==> flow/design.v <==
module CORDIC_COS_SIN #(
    parameter DATA_WIDTH = 16,
    parameter PHASE_WIDTH = 32,
    parameter STAGE = 16
) (
    input clk,
    input rst,
    input en,
    input mode,      
    input signed [DATA_WIDTH-1:0] x0,
    input signed [DATA_WIDTH-1:0] y0,
    input signed [PHASE_WIDTH-1:0] phase,    
    output valid,
    output [DATA_WIDTH:0] cos,
    output [DATA_WIDTH:0] sin
);
parameter K = 32'd39797;     
parameter [PHASE_WIDTH*STAGE-1:0] atan = {32'd128, 32'd256, 32'd448, 32'd896, 32'd1856, 32'd3648, 32'd7360, 32'd14656, 32'd29312,
                                         32'd58688, 32'd117312, 32'd234368, 32'd466944, 32'd919872, 32'd1740992, 32'd2949120};
integer i, j;
wire [1:0] quadrant;
assign quadrant = phase[PHASE_WIDTH-1:PHASE_WIDTH-2];
reg signed [DATA_WIDTH:0] x_pre;
reg signed [DATA_WIDTH:0] y_pre;
reg signed [PHASE_WIDTH-1:0] z_pre;
reg signed [DATA_WIDTH:0] x [0:STAGE-1];
reg signed [DATA_WIDTH:0] y [0:STAGE-1];
reg signed [PHASE_WIDTH-1:0] z [0:STAGE-1];
reg signed [DATA_WIDTH:0] x_shift [0:STAGE-1]; 
reg signed [DATA_WIDTH:0] y_shift [0:STAGE-1];
reg [STAGE-1:0] sign;
always @(*) begin
    for(i=0; i<STAGE; i=i+1)begin
        x_shift[i] = x[i] >>> i;
        y_shift[i] = y[i] >>> i;
        sign[i] = z[i][PHASE_WIDTH-1];
    end
end
wire [DATA_WIDTH:0] x0_pos, x0_neg;
wire [DATA_WIDTH:0] y0_pos, y0_neg;
assign x0_pos = (x0 == 0) ? 0 : {1'b0, x0};
assign x0_neg = (x0 == 0) ? 0 : {1'b1, (~x0)+16'b1};
assign y0_pos = (y0 == 0) ? 0 : {1'b0, y0};
assign y0_neg = (y0 == 0) ? 0 : {1'b1, (~y0)+16'b1};
always @(posedge clk or posedge rst) begin
    if(rst)begin
        x_pre <= 0;
        y_pre <= 0;
        z_pre <= 0;
    end
    else begin
        if(en)begin
            case (quadrant)
                0:begin
                    x_pre <= x0_pos;
                    y_pre <= y0_pos;
                    z_pre <= phase;
                end
                1:begin
                    x_pre <= y0_neg;
                    y_pre <= x0_pos;
                    z_pre <= {2'b00, phase[29:0]};
                end
                2:begin
                    x_pre <= y0_pos;
                    y_pre <= x0_neg;
                    z_pre <= {2'b11, phase[29:0]};
                end
                3:begin
                    x_pre <= x0_pos;
                    y_pre <= y0_pos;
                    z_pre <= phase;
                end
            endcase
        end
        else begin
            x_pre <= 0;
            y_pre <= 0;
            z_pre <= 0;
        end
    end
end
always @(posedge clk or posedge rst) begin
    if(rst)begin
        for(i=0; i<STAGE; i=i+1)begin
            x[i] <= 0;
            y[i] <= 0;
            z[i] <= 0;
        end
    end
    else begin
        x[0] <= x_pre;
        y[0] <= y_pre;
        z[0] <= z_pre;
        for(i=0; i<STAGE-1; i=i+1)begin    
            x[i+1] <= sign[i] ? x[i]+y_shift[i] : x[i]-y_shift[i];
            y[i+1] <= sign[i] ? y[i]-x_shift[i] : y[i]+x_shift[i];
            z[i+1] <= sign[i] ? z[i]+atan[32*(i+1)-1 -: 32] : z[i]-atan[32*(i+1)-1 -: 32];
        end
    end
end
assign cos = x[STAGE-1];
assign sin = y[STAGE-1];
assign valid = en_dly[STAGE];
reg [4:0] cnt;
always @(posedge clk or posedge rst) begin
    if(rst)begin
        cnt <= 0;
    end
    else begin
        if(cnt == 0)begin
            if(en)begin
                cnt <= cnt + 1;
            end
        end
        else begin
            cnt <= (cnt == 16) ? 0 : cnt+1;
        end
    end
end
reg [STAGE:0] en_dly;
always @(posedge clk or posedge rst) begin
    if(rst)begin
        en_dly <= 0;
    end
    else begin
        en_dly[0] <= en;
        for(i=0; i<STAGE; i=i+1)begin
            en_dly[i+1] <= en_dly[i];
        end
    end
end
endmodule
# Tool chain data of CORDIC_COS_SIN
# Module CORDIC_COS_SIN before and after one edit of its RTL, step after step.
# Lines under "before" count in the file above, lines under "after" in the edited file.
# "change": "after" minus "before" as printed here.
# The mark -- stands for no value.
[design]
top_module = "CORDIC_COS_SIN"
clock = "clk"
library = "sky130hd"
lib_corner = "tt_025C_1v80"

# The edit
# Unified diff, file above to edited file.
# This change comes from a script, not from a designer. The edited design behaves differently; no optimisation was intended.
# begin of diff
@@ -9,5 +9,5 @@
     input mode,      
     input signed [DATA_WIDTH-1:0] x0,
-    input signed [DATA_WIDTH-1:0] y0,
+    input signed [DATA_WIDTH-1:0] y0_pin,
     input signed [PHASE_WIDTH-1:0] phase,    
     output valid,
@@ -15,4 +15,6 @@
     output [DATA_WIDTH:0] sin
 );
+reg signed [DATA_WIDTH-1:0] y0;
+always @(posedge clk) y0 <= y0_pin;
 parameter K = 32'd39797;     
 parameter [PHASE_WIDTH*STAGE-1:0] atan = {32'd128, 32'd256, 32'd448, 32'd896, 32'd1856, 32'd3648, 32'd7360, 32'd14656, 32'd29312,
# end of diff

# Word level
# Counts by Yosys on the flattened word-level netlist (proc, flatten, opt, wreduce). Print and check cells are left out. Cells with the same type and inputs are merged into one.
[op_classes]
columns = ["element", "before", "after", "change"]
rows = [
  ["n_addsub", 89, 89, 0],
  ["n_mul", 0, 0, 0],
  ["n_div", 0, 0, 0],
  ["compare", 0, 0, 0],
  ["n_eq", 3, 3, 0],
  ["shifts", 0, 0, 0],
  ["n_mux", 54, 54, 0],
  ["n_logic", 2, 2, 0],
  ["n_reduce_logical", 4, 4, 0],
]
# Operator kinds equal on both sides are left out: 70.
[bits]
columns = ["element", "before", "after", "change"]
rows = [
  ["regBits", 1107, 1123, 16],
  ["latchBits", 0, 0, 0],
  ["ram_bits", 0, 0, 0],
  ["romBits", 0, 0, 0],
  ["clocked_rd_ports_x_width", 0, 0, 0],
  ["mem_count", 0, 0, 0],
  ["inputBits", 68, 68, 0],
  ["output_inout_bits", 35, 35, 0],
  ["word_cells", 203, 204, 1],
]

# Longest topological paths
# Longest topological path by Yosys (ltp), each cell counted once; first at word level (registers and memories cut), then after technology mapping (sequential cells cut; the memories' decode and read muxes count).
[depth]
columns = ["element", "before", "after", "change"]
rows = [
  ["ltp_word", 5, 5, 0],
  ["abc_area", "0", "0", "--"],
  ["ltp_mapped", 16, 16, 0],
  ["depth_no_buf", 16, 16, 0],
]

# After synthesis
# Source: synth_stat.txt of the flow (Yosys; design flattened, memories mapped). It holds for the ABC_AREA given above (unset counts as 0); a run with the other value may have another netlist.
[mapped]
columns = ["element", "before", "after", "change"]
rows = [
  ["cells", 7208, 7224, 16],
  ["synth_area_um2", 67911.4, 68231.7, 320.3],
  ["ff_cells", 983, 999, 16],
  ["n_buf", 88, 88, 0],
]
[by_type]
columns = ["cell", "before", "after", "change"]
rows = [
  ["sky130_fd_sc_hd__dfxtp_1", 0, 16, 16],
]
# Cell types equal on both sides are left out: 82.

# Worst setup path after synthesis
# Path of least setup slack by OpenSTA after synthesis, without wires, with an ideal clock, recovery checks aside; 20% of the period is set as input and as output delay. Where synthesis merged equal registers, the netlist keeps one of their names.
[synth_timing]
columns = ["element", "before", "after", "change"]
rows = [
  ["kind", "reg2reg", "reg2reg", "--"],
  ["startpoint", "register z[11][31]", "register z[11][31]", "--"],
  ["endpoint", "register z[12][30]", "register z[12][30]", "--"],
  ["period_ps", 5000, 5000, 0],
  ["setup_ps", 67, 67, 0],
  ["arrival_time_ps", 3978, 3978, 0],
  ["t_required_ps", 4933, 4933, 0],
  ["slack_ps", 954, 954, 0],
  ["delay_ps", 4045, 4045, 0],
  ["stages", 14, 14, 0],
  ["path_buffers", 2, 2, 0],
  ["period_less_setup_slack_ps", 4046, 4046, 0],
]
# "delay_ps" = arrival - input delay + setup time.
# "stages": output pins that drive a net of the path, with the launching flip-flop's if there is one; two outputs of one cell count as two.
# "period_less_setup_slack_ps" = period - worst setup slack (recovery checks aside). The figure is calculated, with input and output delays left at 20% of the set period.
# Between the ends stands the longest chain of elaborated cells between them, by number of cells; it is not shown to be the way that was timed. Of several equally long chains one is given.
# Each line given opens the expression or statement behind the cell; cells for indexed reads and writes are added by Yosys, which also makes memories of some case tables.
[synth_via_before]
cell_sequence = "sky130_fd_sc_hd__dfrtp_1 > sky130_fd_sc_hd__clkbuf_1 > sky130_fd_sc_hd__inv_1 > sky130_fd_sc_hd__clkbuf_1 > sky130_fd_sc_hd__fa_1 > sky130_fd_sc_hd__a211oi_1 > sky130_fd_sc_hd__nor2_1 > sky130_fd_sc_hd__o41a_1 > sky130_fd_sc_hd__a221oi_2 > sky130_fd_sc_hd__o311ai_1 > sky130_fd_sc_hd__o41ai_1 > sky130_fd_sc_hd__o21ai_0 > sky130_fd_sc_hd__a2111oi_0 > sky130_fd_sc_hd__a311o_1"
elab_chain_cells = 1
cone_cells = 1
cone_lines = 1
classes_between = "mux (1)"
[synth_lines_before]
columns = ["element", "line", "text"]
rows = [
  ["start, declared", 28, "reg signed [PHASE_WIDTH-1:0] z [0:STAGE-1];"],
  ["start, assigned", 88, "z[i] <= 0;"],
  ["start, assigned", 98, "z[i+1] <= sign[i] ? z[i]+atan[32*(i+1)-1 -: 32] : z[i]-atan[32*(i+1)-1 -: 32];"],
  ["2-to-1 mux 32 bit", 98, ""],
  ["end, assigned", 88, ""],
  ["end, assigned", 98, ""],
  ["end, declared", 28, ""],
]
[synth_via_after]
cell_sequence = "sky130_fd_sc_hd__dfrtp_1 > sky130_fd_sc_hd__clkbuf_1 > sky130_fd_sc_hd__inv_1 > sky130_fd_sc_hd__clkbuf_1 > sky130_fd_sc_hd__fa_1 > sky130_fd_sc_hd__a211oi_1 > sky130_fd_sc_hd__nor2_1 > sky130_fd_sc_hd__o41a_1 > sky130_fd_sc_hd__a221oi_2 > sky130_fd_sc_hd__o311ai_1 > sky130_fd_sc_hd__o41ai_1 > sky130_fd_sc_hd__o21ai_0 > sky130_fd_sc_hd__a2111oi_0 > sky130_fd_sc_hd__a311o_1"
elab_chain_cells = 1
cone_cells = 1
cone_lines = 1
classes_between = "mux (1)"
[synth_lines_after]
columns = ["element", "line", "text"]
rows = [
  ["start, declared", 30, "reg signed [PHASE_WIDTH-1:0] z [0:STAGE-1];"],
  ["start, assigned", 90, "z[i] <= 0;"],
  ["start, assigned", 100, "z[i+1] <= sign[i] ? z[i]+atan[32*(i+1)-1 -: 32] : z[i]-atan[32*(i+1)-1 -: 32];"],
  ["2-to-1 mux 32 bit", 100, ""],
  ["end, assigned", 90, ""],
  ["end, assigned", 100, ""],
  ["end, declared", 30, ""],
]

# Timing after layout
# Path of least setup slack in the final report of the runs of pair 1 (OpenROAD, finished layout, wires in). Where an end is a register, its clock arrival counts in the times.
# The report prints the path's times to 10 ps; the period is as set.
[layout_timing]
columns = ["element", "before", "after", "change"]
rows = [
  ["kind", "reg2reg", "reg2reg", "--"],
  ["startpoint", "register x[14][14]", "register x[14][16]", "--"],
  ["endpoint", "register y[15][15]", "register y[15][15]", "--"],
  ["period_ps", 4170, 4170, 0],
  ["setup_ps", 120, 130, 10],
  ["arrival_time_ps", 4370, 4400, 30],
  ["t_required_ps", 4780, 4780, 0],
  ["slack_ps", 410, 380, -30],
  ["stages", 15, 15, 0],
  ["path_buffers", 1, 1, 0],
]
# Between the ends stands the longest chain of elaborated cells between them, by number of cells; it is not shown to be the way that was timed. Of several equally long chains one is given.
[layout_via_before]
cell_sequence = "sky130_fd_sc_hd__dfrtp_1 > sky130_fd_sc_hd__inv_1 > sky130_fd_sc_hd__ha_1 > sky130_fd_sc_hd__mux2i_1 > sky130_fd_sc_hd__ha_1 > sky130_fd_sc_hd__nor2b_1 > sky130_fd_sc_hd__o21ai_0 > sky130_fd_sc_hd__a21boi_0 > sky130_fd_sc_hd__o211ai_1 > sky130_fd_sc_hd__a21oi_1 > sky130_fd_sc_hd__a2111oi_1 > sky130_fd_sc_hd__buf_4 > sky130_fd_sc_hd__nor3_1 > sky130_fd_sc_hd__o21ai_0 > sky130_fd_sc_hd__or3b_2"
elab_chain_cells = 2
cone_cells = 3
cone_lines = 1
classes_between = "add/sub (2); mux (1)"
[layout_lines_before]
columns = ["element", "line", "text"]
rows = [
  ["start, declared", 26, "reg signed [DATA_WIDTH:0] x [0:STAGE-1];"],
  ["start, assigned", 86, "x[i] <= 0;"],
  ["start, assigned", 96, "x[i+1] <= sign[i] ? x[i]+y_shift[i] : x[i]-y_shift[i];"],
  ["adder 17 x 3 -> 17 bit", 97, "y[i+1] <= sign[i] ? y[i]-x_shift[i] : y[i]+x_shift[i];"],
  ["2-to-1 mux 17 bit", 97, ""],
  ["end, assigned", 87, "y[i] <= 0;"],
  ["end, assigned", 97, ""],
  ["end, declared", 27, "reg signed [DATA_WIDTH:0] y [0:STAGE-1];"],
]
[layout_via_after]
cell_sequence = "sky130_fd_sc_hd__dfrtp_1 > sky130_fd_sc_hd__inv_1 > sky130_fd_sc_hd__nand3_1 > sky130_fd_sc_hd__ha_1 > sky130_fd_sc_hd__inv_1 > sky130_fd_sc_hd__o21ai_0 > sky130_fd_sc_hd__ha_1 > sky130_fd_sc_hd__a21boi_0 > sky130_fd_sc_hd__o211ai_1 > sky130_fd_sc_hd__a21oi_1 > sky130_fd_sc_hd__a2111oi_0 > sky130_fd_sc_hd__buf_4 > sky130_fd_sc_hd__nor3_1 > sky130_fd_sc_hd__o21ai_0 > sky130_fd_sc_hd__or3b_2"
elab_chain_cells = 2
cone_cells = 3
cone_lines = 1
classes_between = "add/sub (2); mux (1)"
[layout_lines_after]
columns = ["element", "line", "text"]
rows = [
  ["start, declared", 28, "reg signed [DATA_WIDTH:0] x [0:STAGE-1];"],
  ["start, assigned", 88, "x[i] <= 0;"],
  ["start, assigned", 98, "x[i+1] <= sign[i] ? x[i]+y_shift[i] : x[i]-y_shift[i];"],
  ["adder 17 x 3 -> 17 bit", 99, "y[i+1] <= sign[i] ? y[i]-x_shift[i] : y[i]+x_shift[i];"],
  ["2-to-1 mux 17 bit", 99, ""],
  ["end, assigned", 89, "y[i] <= 0;"],
  ["end, assigned", 99, ""],
  ["end, declared", 29, "reg signed [DATA_WIDTH:0] y [0:STAGE-1];"],
]

# Measured runs
# Both versions went through the flow (Yosys, OpenROAD) with the same settings in each pair. Constraints: input delay and output delay 20% of the set period each, output load 0.01 pF.
[flow_settings_pair_1]
CORE_UTILIZATION = 40
period_ns = 4.17
CAP_MARGIN = 20
CORE_MARGIN = 2
SLEW_MARGIN = 20
[results_pair_1]
columns = ["element", "before", "after", "change"]
rows = [
  ["synthArea_um2", 67911.4, 68231.7, 320.3],
  ["design.die.area_um2", 173089.0, 173897.0, 808.0],
  ["finish.utilization_frac", 0.452, 0.45, -0.002],
  ["ws_setup_ps", 409, 377, -32],
  ["achieved_clock_period_ps", 3761, 3793, 32],
]
[flow_settings_pair_2]
ABC_AREA = 0
CORE_ASPECT_RATIO = 1.04
CORE_UTILIZATION = 41
CTS_CLUSTER_DIAMETER = 256
GPL_TIMING_DRIVEN = 1
MAX_ROUTING_LAYER = "met5"
PLACE_DENSITY = 0.73
SETUP_SLACK_MARGIN = 0.32
period_ns = 6.92
CAP_MARGIN = 20
CORE_MARGIN = 2
SLEW_MARGIN = 20
[results_pair_2]
columns = ["element", "before", "after", "change"]
rows = [
  ["synthArea_um2", 67911.4, 68231.7, 320.3],
  ["design.die.area_um2", 168909.0, 169699.0, 790.0],
  ["finish.utilization_frac", 0.458, 0.46, 0.002],
  ["ws_setup_ps", 2091, 1887, -204],
  ["achieved_clock_period_ps", 4829, 5033, 204],
]
# By "achieved_clock_period_ps" is meant the clock period of the run minus its worst setup slack. This is arithmetic on one report: input and output delays are still those of the set period (20% each).
